==> flow/design.v <==
`timescale 1ns / 1ps
module HalfAdder(
    input a,  
    input b,  
    output f,  
    output carryOut  
    );
    xor(f, a, b);
    and(carryOut, a, b);
endmodule
`timescale 1ns / 1ps
module FullAdder(
    input a,
    input b,
    input carryIn,
    output sum,
    output carryOut
    );
    wire ha1Sum, ha1CarryOut, ha2CarryOut;
    HalfAdder halfAdder1(a, b, ha1Sum, ha1CarryOut);
    HalfAdder halfAdder2(ha1Sum, carryIn, sum, ha2CarryOut);
    or(carryOut, ha1CarryOut, ha2CarryOut);
endmodule
`timescale 1ns / 1ps
module MultiAnd16(
    input [15:0] a,
    input b,
    output [15:0] c
    );
    and(c[0], a[0], b);
    and(c[1], a[1], b);
    and(c[2], a[2], b);
    and(c[3], a[3], b);
    and(c[4], a[4], b);
    and(c[5], a[5], b);
    and(c[6], a[6], b);
    and(c[7], a[7], b);
    and(c[8], a[8], b);
    and(c[9], a[9], b);
    and(c[10], a[10], b);
    and(c[11], a[11], b);
    and(c[12], a[12], b);
    and(c[13], a[13], b);
    and(c[14], a[14], b);
    and(c[15], a[15], b);
endmodule
`timescale 1ns / 1ps
module MultiAdd15(
    input [14:0] a,
    input [14:0] b,
    input [14:0] carryIn,
    output [14:0] sum,
    output [14:0] carryOut
    );
    FullAdder fa0(a[0], b[0], carryIn[0], sum[0], carryOut[0]);  
    FullAdder fa1(a[1], b[1], carryIn[1], sum[1], carryOut[1]);
    FullAdder fa2(a[2], b[2], carryIn[2], sum[2], carryOut[2]);
    FullAdder fa3(a[3], b[3], carryIn[3], sum[3], carryOut[3]);
    FullAdder fa4(a[4], b[4], carryIn[4], sum[4], carryOut[4]);
    FullAdder fa5(a[5], b[5], carryIn[5], sum[5], carryOut[5]);
    FullAdder fa6(a[6], b[6], carryIn[6], sum[6], carryOut[6]);
    FullAdder fa7(a[7], b[7], carryIn[7], sum[7], carryOut[7]);
    FullAdder fa8(a[8], b[8], carryIn[8], sum[8], carryOut[8]);
    FullAdder fa9(a[9], b[9], carryIn[9], sum[9], carryOut[9]);
    FullAdder fa10(a[10], b[10], carryIn[10], sum[10], carryOut[10]);
    FullAdder fa11(a[11], b[11], carryIn[11], sum[11], carryOut[11]);
    FullAdder fa12(a[12], b[12], carryIn[12], sum[12], carryOut[12]);
    FullAdder fa13(a[13], b[13], carryIn[13], sum[13], carryOut[13]);
    FullAdder fa14(a[14], b[14], carryIn[14], sum[14], carryOut[14]);
endmodule
`timescale 1ns / 1ps
module ArrayMultiplier(
    input [15:0] a,
    input [15:0] b,
    output [31:0] f
    );
    wire [15:0] tmpAnd [0:15];
    wire [14:0] tmpSum [0:14];
    wire [14:0] tmpCarry [0:15];
    MultiAnd16 and0(a, b[0], tmpAnd[0]);
    MultiAnd16 and1(a, b[1], tmpAnd[1]);
    MultiAnd16 and2(a, b[2], tmpAnd[2]);
    MultiAnd16 and3(a, b[3], tmpAnd[3]);
    MultiAnd16 and4(a, b[4], tmpAnd[4]);
    MultiAnd16 and5(a, b[5], tmpAnd[5]);
    MultiAnd16 and6(a, b[6], tmpAnd[6]);
    MultiAnd16 and7(a, b[7], tmpAnd[7]);
    MultiAnd16 and8(a, b[8], tmpAnd[8]);
    MultiAnd16 and9(a, b[9], tmpAnd[9]);
    MultiAnd16 and10(a, b[10], tmpAnd[10]);
    MultiAnd16 and11(a, b[11], tmpAnd[11]);
    MultiAnd16 and12(a, b[12], tmpAnd[12]);
    MultiAnd16 and13(a, b[13], tmpAnd[13]);
    MultiAnd16 and14(a, b[14], tmpAnd[14]);
    MultiAnd16 and15(a, b[15], tmpAnd[15]);
    MultiAdd15 add0(tmpAnd[0][15:1], tmpAnd[1][14:0], 15'd0, tmpSum[0], tmpCarry[0]);
    MultiAdd15 add1({tmpAnd[1][15], tmpSum[0][14:1]}, tmpAnd[2][14:0], tmpCarry[0], tmpSum[1], tmpCarry[1]);
    MultiAdd15 add2({tmpAnd[2][15], tmpSum[1][14:1]}, tmpAnd[3][14:0], tmpCarry[1], tmpSum[2], tmpCarry[2]);
    MultiAdd15 add3({tmpAnd[3][15], tmpSum[2][14:1]}, tmpAnd[4][14:0], tmpCarry[2], tmpSum[3], tmpCarry[3]);
    MultiAdd15 add4({tmpAnd[4][15], tmpSum[3][14:1]}, tmpAnd[5][14:0], tmpCarry[3], tmpSum[4], tmpCarry[4]);
    MultiAdd15 add5({tmpAnd[5][15], tmpSum[4][14:1]}, tmpAnd[6][14:0], tmpCarry[4], tmpSum[5], tmpCarry[5]);
    MultiAdd15 add6({tmpAnd[6][15], tmpSum[5][14:1]}, tmpAnd[7][14:0], tmpCarry[5], tmpSum[6], tmpCarry[6]);
    MultiAdd15 add7({tmpAnd[7][15], tmpSum[6][14:1]}, tmpAnd[8][14:0], tmpCarry[6], tmpSum[7], tmpCarry[7]);
    MultiAdd15 add8({tmpAnd[8][15], tmpSum[7][14:1]}, tmpAnd[9][14:0], tmpCarry[7], tmpSum[8], tmpCarry[8]);
    MultiAdd15 add9({tmpAnd[9][15], tmpSum[8][14:1]}, tmpAnd[10][14:0], tmpCarry[8], tmpSum[9], tmpCarry[9]);
    MultiAdd15 add10({tmpAnd[10][15], tmpSum[9][14:1]}, tmpAnd[11][14:0], tmpCarry[9], tmpSum[10], tmpCarry[10]);
    MultiAdd15 add11({tmpAnd[11][15], tmpSum[10][14:1]}, tmpAnd[12][14:0], tmpCarry[10], tmpSum[11], tmpCarry[11]);
    MultiAdd15 add12({tmpAnd[12][15], tmpSum[11][14:1]}, tmpAnd[13][14:0], tmpCarry[11], tmpSum[12], tmpCarry[12]);
    MultiAdd15 add13({tmpAnd[13][15], tmpSum[12][14:1]}, tmpAnd[14][14:0], tmpCarry[12], tmpSum[13], tmpCarry[13]);
    MultiAdd15 add14({tmpAnd[14][15], tmpSum[13][14:1]}, tmpAnd[15][14:0], tmpCarry[13], tmpSum[14], tmpCarry[14]);
    FullAdder add15(tmpSum[14][1], tmpCarry[14][0], 1'b0, f[16], tmpCarry[15][0]);
    FullAdder add16(tmpSum[14][2], tmpCarry[14][1], tmpCarry[15][0], f[17], tmpCarry[15][1]);
    FullAdder add17(tmpSum[14][3], tmpCarry[14][2], tmpCarry[15][1], f[18], tmpCarry[15][2]);
    FullAdder add18(tmpSum[14][4], tmpCarry[14][3], tmpCarry[15][2], f[19], tmpCarry[15][3]);
    FullAdder add19(tmpSum[14][5], tmpCarry[14][4], tmpCarry[15][3], f[20], tmpCarry[15][4]);
    FullAdder add20(tmpSum[14][6], tmpCarry[14][5], tmpCarry[15][4], f[21], tmpCarry[15][5]);
    FullAdder add21(tmpSum[14][7], tmpCarry[14][6], tmpCarry[15][5], f[22], tmpCarry[15][6]);
    FullAdder add22(tmpSum[14][8], tmpCarry[14][7], tmpCarry[15][6], f[23], tmpCarry[15][7]);
    FullAdder add23(tmpSum[14][9], tmpCarry[14][8], tmpCarry[15][7], f[24], tmpCarry[15][8]);
    FullAdder add24(tmpSum[14][10], tmpCarry[14][9], tmpCarry[15][8], f[25], tmpCarry[15][9]);
    FullAdder add25(tmpSum[14][11], tmpCarry[14][10], tmpCarry[15][9], f[26], tmpCarry[15][10]);
    FullAdder add26(tmpSum[14][12], tmpCarry[14][11], tmpCarry[15][10], f[27], tmpCarry[15][11]);
    FullAdder add27(tmpSum[14][13], tmpCarry[14][12], tmpCarry[15][11], f[28], tmpCarry[15][12]);
    FullAdder add28(tmpSum[14][14], tmpCarry[14][13], tmpCarry[15][12], f[29], tmpCarry[15][13]);
    FullAdder add29(tmpAnd[15][15], tmpCarry[14][14], tmpCarry[15][13], f[30], f[31]);
    assign f[0] = tmpAnd[0][0];
    assign f[1] = tmpSum[0][0];
    assign f[2] = tmpSum[1][0];
    assign f[3] = tmpSum[2][0];
    assign f[4] = tmpSum[3][0];
    assign f[5] = tmpSum[4][0];
    assign f[6] = tmpSum[5][0];
    assign f[7] = tmpSum[6][0];
    assign f[8] = tmpSum[7][0];
    assign f[9] = tmpSum[8][0];
    assign f[10] = tmpSum[9][0];
    assign f[11] = tmpSum[10][0];
    assign f[12] = tmpSum[11][0];
    assign f[13] = tmpSum[12][0];
    assign f[14] = tmpSum[13][0];
    assign f[15] = tmpSum[14][0];
endmodule
`timescale 1ns / 1ps
module RippleAdder8(
    input [7:0] a,
    input [7:0] b,
    input carryIn,
    output [7:0] sum,
    output carryOut
    );
    wire tmpCarry [0:6];
    FullAdder fa0(a[0], b[0], carryIn, sum[0], tmpCarry[0]);  
    FullAdder fa1(a[1], b[1], tmpCarry[0], sum[1], tmpCarry[1]);
    FullAdder fa2(a[2], b[2], tmpCarry[1], sum[2], tmpCarry[2]);
    FullAdder fa3(a[3], b[3], tmpCarry[2], sum[3], tmpCarry[3]);
    FullAdder fa4(a[4], b[4], tmpCarry[3], sum[4], tmpCarry[4]);
    FullAdder fa5(a[5], b[5], tmpCarry[4], sum[5], tmpCarry[5]);
    FullAdder fa6(a[6], b[6], tmpCarry[5], sum[6], tmpCarry[6]);
    FullAdder fa7(a[7], b[7], tmpCarry[6], sum[7], carryOut);  
endmodule
`timescale 1ns / 1ps
module Adder32(
    input [31:0] a,
    input [31:0] b,
    output [31:0] sum,
    output carryOut
    );
    wire tmpCarry [0:2];
    RippleAdder8 add0(a[7:0], b[7:0], 1'b0, sum[7:0], tmpCarry[0]);
    RippleAdder8 add1(a[15:8], b[15:8], tmpCarry[0], sum[15:8], tmpCarry[1]);
    RippleAdder8 add2(a[23:16], b[23:16], tmpCarry[1], sum[23:16], tmpCarry[2]);
    RippleAdder8 add3(a[31:24], b[31:24], tmpCarry[2], sum[31:24], carryOut);
endmodule
`timescale 1ns / 1ps
module MACRegister(
    input clk,
    input rst,
    input [1:0] opcode,
    input [15:0] a,
    input [15:0] b,
    output [31:0] dataOut
    );
    reg [31:0] register;
    assign dataOut = register;
    wire [31:0] product;
    wire [31:0] sum;
    ArrayMultiplier multiplier(a, b, product);
    Adder32 adder(register, product, sum);
    always @ (posedge clk) begin
        if (rst)
            register <= 32'd0;
        else case (opcode)
            2'd1:  
                register <= {a, b};
            2'd2:  
                register <= sum;
        endcase
    end
endmodule
# Step by step through the tools: MACRegister
# Module MACRegister before and after one edit of its RTL, step after step.
# Lines under "orig" count in the file above, lines under "edited" in the edited file.
# "delta" is "edited" less "orig", of the values as shown; "change_rel_pct" is that difference over "orig", in percent.
# Library cell names are shortened.
# A cell with -- has no value.
[setup]
top_module = "MACRegister"
clk_port = "clk"
library = "sky130hd"
corner = "tt_025C_1v80"

# The edit
# The edit as a unified diff against the file above.
# This change comes from a script, not from a designer. The edited design behaves differently; no optimisation was intended.
# begin of diff
@@ -178,7 +178,9 @@
     input [1:0] opcode,
     input [15:0] a,
-    input [15:0] b,
+    input [15:0] b_i,
     output [31:0] dataOut
     );
+    reg [15:0] b;
+    always @(posedge clk) b <= b_i;
     reg [31:0] register;
     assign dataOut = register;
# end of diff

# Word-level counts
# Counts by Yosys on the flattened word-level netlist (proc, flatten, opt, wreduce; memories kept). Register bits leave out memories and registers merged into their read ports (data or address). Print and check cells are left out. Cells with the same type and inputs are merged into one.
[bits]
columns = ["item", "orig", "edited", "delta", "change_rel_pct"]
rows = [
  ["ff_bits", 32, 48, 16, 50.00],
  ["in_bits", 36, 36, 0, 0.00],
  ["output_inout_bits", 32, 32, 0, 0.00],
  ["word_cells", 1567, 1568, 1, 0.06],
]
[classes]
columns = ["item", "orig", "edited", "delta", "change_rel_pct"]
rows = [
  ["n_eq", 2, 2, 0, 0.00],
  ["n_mux", 1, 1, 0, 0.00],
  ["n_logic", 1562, 1562, 0, 0.00],
  ["reduce_and_logical", 1, 1, 0, 0.00],
]
[ops]
columns = ["cell", "orig", "edited", "delta", "change_rel_pct"]
rows = [
  ["1-bit bitwise AND", 781, 781, 0, 0.00],
  ["1-bit XOR", 527, 527, 0, 0.00],
  ["1-bit bitwise OR", 254, 254, 0, 0.00],
  ["2-bit by 1-bit equality test with 1-bit output with constant B", 1, 1, 0, 0.00],
  ["2-bit equality test with constant B", 1, 1, 0, 0.00],
  ["32-bit case mux with 2-bit select", 1, 1, 0, 0.00],
  ["2-bit nonzero test", 1, 1, 0, 0.00],
]

# Longest topological paths
# Depth = most cells in a row (Yosys ltp): at word level without a register or memory, in the mapped netlist without a sequential cell, where the memories' decode and read muxes count.
[depth]
columns = ["item", "orig", "edited", "delta", "change_rel_pct"]
rows = [
  ["ltp_word", 65, 65, 0, 0.00],
  ["abc_area", "0", "0", "--", "--"],
  ["mapped_depth", 41, 41, 0, 0.00],
  ["ltp_nobuf", 40, 40, 0, 0.00],
]

# Netlist
# Source: synth_stat.txt of the flow (Yosys; design flattened, memories mapped). It holds for the ABC_AREA given above (unset counts as 0); a run with the other value may have another netlist.
[types]
columns = ["cell_type", "orig", "edited", "delta", "change_rel_pct"]
rows = [
  ["dfxtp_1", 32, 48, 16, 50.00],
  ["nor2b_1", 6, 20, 14, 233.33],
  ["nand2_1", 92, 85, -7, -7.61],
  ["nor2_1", 29, 22, -7, -24.14],
  ["a211o_1", 27, 20, -7, -25.93],
  ["a21oi_1", 27, 20, -7, -25.93],
  ["a211oi_1", 3, 10, 7, 233.33],
  ["nor3_1", 3, 10, 7, 233.33],
  ["clkbuf_1", 42, 40, -2, -4.76],
  ["buf_4", 32, 33, 1, 3.12],
  ["buf_1", 0, 1, 1, "--"],
  ["fa_1", 254, 254, 0, 0.00],
  ["and2_1", 192, 192, 0, 0.00],
  ["inv_1", 161, 161, 0, 0.00],
  ["ha_1", 18, 18, 0, 0.00],
  ["buf_2", 5, 5, 0, 0.00],
  ["buf_6", 4, 4, 0, 0.00],
  ["a31oi_1", 1, 1, 0, 0.00],
]
# The list need not be complete.
[synth_totals]
columns = ["item", "orig", "edited", "delta", "change_rel_pct"]
rows = [
  ["stdcells", 934, 950, 16, 1.71],
  ["synth_area_um2", 9185.1, 9535.4, 350.3, 3.81],
  ["seq_area_um2", 640.6, 960.9, 320.3, 50.00],
  ["flip_flops", 32, 48, 16, 50.00],
  ["buffers", 83, 83, 0, 0.00],
]
# The figures by module come from a second, unflattened synthesis with its own total; it is not the netlist above.
[unflattened]
columns = ["item", "orig", "edited", "delta", "change_rel_pct"]
rows = [
  ["hier_cells", 1234, 1250, 16, 1.30],
  ["area_unflattened_um2", 12064.1, 12384.4, 320.3, 2.65],
]
# Rows give one instance, submodules left out.
[by_module_orig]
columns = ["module", "instances", "cells", "area_um2", "mod_seq_area_um2"]
rows = [
  ["HalfAdder", 544, 1, 12.5, 0.0],
  ["MultiAnd16", 16, 17, 126.4, 0.0],
  ["FullAdder", 272, 1, 6.3, 0.0],
  ["MACRegister", 1, 144, 1526.5, 640.6],
  ["Adder32", 1, 1, 3.8, 0.0],
  ["ArrayMultiplier", 1, 1, 3.8, 0.0],
  ["MultiAdd15", 15, 0, 0.0, 0.0],
  ["RippleAdder8", 4, 0, 0.0, 0.0],
]
[by_module_edited]
columns = ["module", "instances", "cells", "area_um2", "mod_seq_area_um2"]
rows = [
  ["HalfAdder", 544, 1, 12.5, 0.0],
  ["MultiAnd16", 16, 17, 126.4, 0.0],
  ["MACRegister", 1, 160, 1846.8, 960.9],
  ["FullAdder", 272, 1, 6.3, 0.0],
  ["Adder32", 1, 1, 3.8, 0.0],
  ["ArrayMultiplier", 1, 1, 3.8, 0.0],
  ["MultiAdd15", 15, 0, 0.0, 0.0],
  ["RippleAdder8", 4, 0, 0.0, 0.0],
]

# Path before layout
# OpenSTA on the mapped netlist: ideal clock, no wires. The path of least setup slack (recovery checks aside). Input and output delay are each 20% of the period. Register names are those of the netlist, which keeps one name where synthesis merged equal registers.
[synth_path]
columns = ["item", "orig", "edited", "delta", "change_rel_pct"]
rows = [
  ["path_kind", "input-to-reg", "input-to-reg", "--", "--"],
  ["startpoint", "input b[1]", "input a[13]", "--", "--"],
  ["endpoint", "register register[31]", "register register[31]", "--", "--"],
  ["period_ps", 19000, 19000, 0, 0.00],
  ["input_delay_ps", 3800, 3800, 0, 0.00],
  ["setup_ps", 106, 106, 0, "--"],
  ["launch_ps", 3800, 3800, 0, 0.00],
  ["arrival_ps", 18835, 18814, -21, -0.11],
  ["t_required_ps", 18894, 18894, 0, 0.00],
  ["setup_slack_ps", 59, 81, 22, "--"],
  ["delay_ps", 15141, 15120, -21, -0.14],
  ["stages", 38, 38, 0, 0.00],
  ["path_buffers", 1, 1, 0, 0.00],
  ["period_less_setup_slack_ps", 18941, 18919, -22, -0.12],
]
# "delay_ps" is the arrival time less input delay plus setup time.
# "stages" counts driving pins, that of a launching flip-flop among them; a cell with two outputs on the path counts twice.
# "period_less_setup_slack_ps" = period - worst setup slack (recovery checks aside). The figure is calculated, with input and output delays left at 20% of the set period.
# The rows between start and end are the longest chain of elaborated cells between them; the timing report does not say that the signal goes this way. Where chains are equally long, one stands for them.
# Each line given opens the expression or statement behind the cell; cells for indexed reads and writes are added by Yosys, which also makes memories of some case tables.
# At most two assigning lines are given for a register; there are more.
[synth_via_orig]
path_cell_list = "clkbuf_1 > and2_1 > ha_1 > inv_1 > fa_1 > inv_1 > fa_1 > fa_1 > fa_1 > fa_1 > fa_1 > fa_1 > fa_1 > fa_1 > fa_1 > fa_1 > fa_1 > fa_1 > (+2 left out) > fa_1 > fa_1 > fa_1 > fa_1 > fa_1 > fa_1 > fa_1 > fa_1 > fa_1 > fa_1 > fa_1 > fa_1 > fa_1 > fa_1 > fa_1 > fa_1 > xor2_1 > o311ai_0"
elab_chain_len = 65
cone_cells = 1265
cone_lines = 20
cone_classes = "mux: 1; logic: 1264"
[synth_rtl_orig]
columns = ["item", "line", "source"]
rows = [
  ["from (decl)", 180, "input [15:0] b,"],
  ["1-bit bitwise AND", 44, "and(c[14], a[14], b);"],
  ["1-bit XOR (28 in a row)", 8, "xor(f, a, b);"],
  ["1-bit bitwise AND", 9, "and(carryOut, a, b);"],
  ["1-bit bitwise OR", 22, "or(carryOut, ha1CarryOut, ha2CarryOut);"],
  ["1-bit XOR (2 in a row)", 8, ""],
  ["1-bit bitwise AND", 9, ""],
  ["1-bit bitwise OR", 22, ""],
  ["(+23 left out)", "--", ""],
  ["1-bit bitwise OR", 22, ""],
  ["1-bit bitwise AND", 9, ""],
  ["1-bit bitwise OR", 22, ""],
  ["1-bit bitwise AND", 9, ""],
  ["1-bit bitwise OR", 22, ""],
  ["1-bit XOR", 8, ""],
  ["32-bit case mux with 2-bit select", 192, "else case (opcode)"],
  ["to (assign)", 194, "register <= {a, b};"],
  ["to (assign)", 196, "register <= sum;"],
  ["to (decl)", 183, "reg [31:0] register;"],
]
[synth_via_edited]
path_cell_list = "clkbuf_1 > and2_1 > ha_1 > inv_1 > fa_1 > inv_1 > fa_1 > fa_1 > fa_1 > fa_1 > fa_1 > fa_1 > fa_1 > fa_1 > fa_1 > fa_1 > fa_1 > inv_1 > (+2 left out) > fa_1 > fa_1 > fa_1 > fa_1 > fa_1 > fa_1 > fa_1 > fa_1 > fa_1 > fa_1 > fa_1 > fa_1 > fa_1 > fa_1 > fa_1 > fa_1 > xor2_1 > o311ai_0"
elab_chain_len = 65
cone_cells = 815
cone_lines = 5
cone_classes = "mux: 1; logic: 814"
[synth_rtl_edited]
columns = ["item", "line", "source"]
rows = [
  ["from (decl)", 179, "input [15:0] a,"],
  ["1-bit bitwise AND", 43, "and(c[13], a[13], b);"],
  ["1-bit XOR (2 in a row)", 8, "xor(f, a, b);"],
  ["1-bit bitwise AND", 9, "and(carryOut, a, b);"],
  ["1-bit bitwise OR", 22, "or(carryOut, ha1CarryOut, ha2CarryOut);"],
  ["1-bit XOR (24 in a row)", 8, ""],
  ["1-bit bitwise AND", 9, ""],
  ["1-bit bitwise OR", 22, ""],
  ["(+27 left out)", "--", ""],
  ["1-bit bitwise OR", 22, ""],
  ["1-bit bitwise AND", 9, ""],
  ["1-bit bitwise OR", 22, ""],
  ["1-bit bitwise AND", 9, ""],
  ["1-bit bitwise OR", 22, ""],
  ["1-bit XOR", 8, ""],
  ["32-bit case mux with 2-bit select", 194, "else case (opcode)"],
  ["to (assign)", 196, "register <= {a, b};"],
  ["to (assign)", 198, "register <= sum;"],
  ["to (decl)", 185, "reg [31:0] register;"],
]

# Worst path after layout
# From the final timing report of the runs of pair 1: the path of least setup slack in the routed layout; clock arrival at registers is part of the times.
# The report prints the path's times to 10 ps; the period is as set.
[layout_path]
columns = ["item", "orig", "edited", "delta", "change_rel_pct"]
rows = [
  ["path_kind", "input-to-reg", "input-to-reg", "--", "--"],
  ["startpoint", "input a[13]", "input a[15]", "--", "--"],
  ["endpoint", "register register[30]", "register register[30]", "--", "--"],
  ["period_ps", 17700, 17700, 0, 0.00],
  ["input_delay_ps", 3540, 3540, 0, 0.00],
  ["setup_ps", 70, 70, 0, "--"],
  ["launch_ps", 3540, 3540, 0, 0.00],
  ["arrival_ps", 17120, 17050, -70, -0.41],
  ["t_required_ps", 17920, 17940, 20, 0.11],
  ["setup_slack_ps", 810, 890, 80, "--"],
  ["stages", 38, 38, 0, 0.00],
  ["path_buffers", 1, 1, 0, 0.00],
]
# The rows between start and end are the longest chain of elaborated cells between them; the timing report does not say that the signal goes this way. Where chains are equally long, one stands for them.
# At most two assigning lines are given for a register; there are more.
[layout_via_orig]
path_cell_list = "clkdlybuf4s15_1 > and2_4 > ha_4 > inv_2 > fa_1 > inv_1 > fa_2 > fa_2 > fa_2 > fa_2 > fa_2 > fa_2 > fa_2 > fa_2 > fa_2 > fa_2 > fa_2 > inv_2 > (+2 left out) > fa_2 > fa_2 > fa_2 > fa_2 > fa_2 > fa_2 > fa_2 > fa_2 > fa_2 > fa_2 > fa_2 > fa_2 > fa_2 > fa_2 > fa_2 > fa_2 > a211o_1 > a21oi_1"
elab_chain_len = 63
cone_cells = 809
cone_lines = 5
cone_classes = "mux: 1; logic: 808"
[layout_rtl_orig]
columns = ["item", "line", "source"]
rows = [
  ["from (decl)", 179, "input [15:0] a,"],
  ["1-bit bitwise AND", 43, "and(c[13], a[13], b);"],
  ["1-bit XOR (2 in a row)", 8, "xor(f, a, b);"],
  ["1-bit bitwise AND", 9, "and(carryOut, a, b);"],
  ["1-bit bitwise OR", 22, "or(carryOut, ha1CarryOut, ha2CarryOut);"],
  ["1-bit XOR (24 in a row)", 8, ""],
  ["1-bit bitwise AND", 9, ""],
  ["1-bit bitwise OR", 22, ""],
  ["(+25 left out)", "--", ""],
  ["1-bit bitwise OR", 22, ""],
  ["1-bit bitwise AND", 9, ""],
  ["1-bit bitwise OR", 22, ""],
  ["1-bit bitwise AND", 9, ""],
  ["1-bit bitwise OR", 22, ""],
  ["1-bit XOR", 8, ""],
  ["32-bit case mux with 2-bit select", 192, "else case (opcode)"],
  ["to (assign)", 194, "register <= {a, b};"],
  ["to (assign)", 196, "register <= sum;"],
  ["to (decl)", 183, "reg [31:0] register;"],
]
[layout_via_edited]
path_cell_list = "buf_4 > and2_1 > ha_4 > inv_2 > fa_1 > inv_1 > fa_1 > fa_2 > fa_2 > fa_2 > fa_2 > fa_2 > fa_2 > fa_2 > fa_2 > fa_2 > fa_2 > fa_1 > (+2 left out) > fa_2 > fa_2 > fa_2 > fa_2 > fa_2 > fa_2 > fa_2 > fa_2 > fa_2 > fa_2 > fa_2 > fa_2 > fa_2 > fa_2 > fa_2 > fa_2 > a211o_1 > a21oi_1"
elab_chain_len = 63
cone_cells = 745
cone_lines = 5
cone_classes = "mux: 1; logic: 744"
[layout_rtl_edited]
columns = ["item", "line", "source"]
rows = [
  ["from (decl)", 179, "input [15:0] a,"],
  ["1-bit bitwise AND", 45, "and(c[15], a[15], b);"],
  ["1-bit XOR (28 in a row)", 8, "xor(f, a, b);"],
  ["1-bit bitwise AND", 9, "and(carryOut, a, b);"],
  ["1-bit bitwise OR", 22, "or(carryOut, ha1CarryOut, ha2CarryOut);"],
  ["1-bit XOR (2 in a row)", 8, ""],
  ["1-bit bitwise AND", 9, ""],
  ["1-bit bitwise OR", 22, ""],
  ["(+21 left out)", "--", ""],
  ["1-bit bitwise OR", 22, ""],
  ["1-bit bitwise AND", 9, ""],
  ["1-bit bitwise OR", 22, ""],
  ["1-bit bitwise AND", 9, ""],
  ["1-bit bitwise OR", 22, ""],
  ["1-bit XOR", 8, ""],
  ["32-bit case mux with 2-bit select", 194, "else case (opcode)"],
  ["to (assign)", 196, "register <= {a, b};"],
  ["to (assign)", 198, "register <= sum;"],
  ["to (decl)", 185, "reg [31:0] register;"],
]

# Flow runs
# Runs of the flow (Yosys, OpenROAD) on both versions; the two runs of a pair have the same settings. The constraints put input and output delay at 20% of the set period each and load the outputs with 0.01 pF.
[settings_pair_1]
CORE_UTILIZATION = 40
SETUP_SLACK_MARGIN = 1.0
period_ns = 17.7
CAP_MARGIN = 20
CORE_MARGIN = 2
SLEW_MARGIN = 20
[measured_pair_1]
columns = ["item", "orig", "edited", "delta", "change_rel_pct"]
rows = [
  ["post_synth_area_um2", 9185.1, 9535.4, 350.3, 3.81],
  ["dieArea_um2", 24191.1, 25089.0, 897.9, 3.71],
  ["final_stdcell_area_um2", 10626.4, 10670.2, 43.8, 0.41],
  ["utilization_frac", 0.471, 0.456, -0.015, "--"],
  ["setup_ws_ps", 808, 893, 85, "--"],
  ["setup_tns_ps", 0, 0, 0, "--"],
  ["final_hold_ws_ps", 474, 472, -2, "--"],
  ["achievedPeriod_ps", 16892, 16807, -85, -0.50],
]
[settings_pair_2]
ABC_AREA = 0
CAP_MARGIN = 30
CORE_MARGIN = 10
CORE_UTILIZATION = 41
CTS_CLUSTER_DIAMETER = 320
GPL_TIMING_DRIVEN = 0
MAX_ROUTING_LAYER = "met5"
MIN_ROUTING_LAYER = "met1"
PLACE_DENSITY_LB_ADDON = 0.21
TNS_END_PERCENT = 35
period_ns = 28.3
SLEW_MARGIN = 20
[measured_pair_2]
columns = ["item", "orig", "edited", "delta", "change_rel_pct"]
rows = [
  ["post_synth_area_um2", 9185.1, 9535.4, 350.3, 3.81],
  ["dieArea_um2", 28789.6, 29756.2, 966.6, 3.36],
  ["final_stdcell_area_um2", 10349.9, 10740.3, 390.4, 3.77],
  ["utilization_frac", 0.471, 0.472, 0.001, "--"],
  ["setup_ws_ps", 6496, 6695, 199, "--"],
  ["setup_tns_ps", 0, 0, 0, "--"],
  ["final_hold_ws_ps", 476, 471, -5, "--"],
  ["achievedPeriod_ps", 21804, 21605, -199, -0.91],
]
# "achievedPeriod_ps" = clock period - worst setup slack. The figure is calculated, with input and output delays left at 20% of the set period.
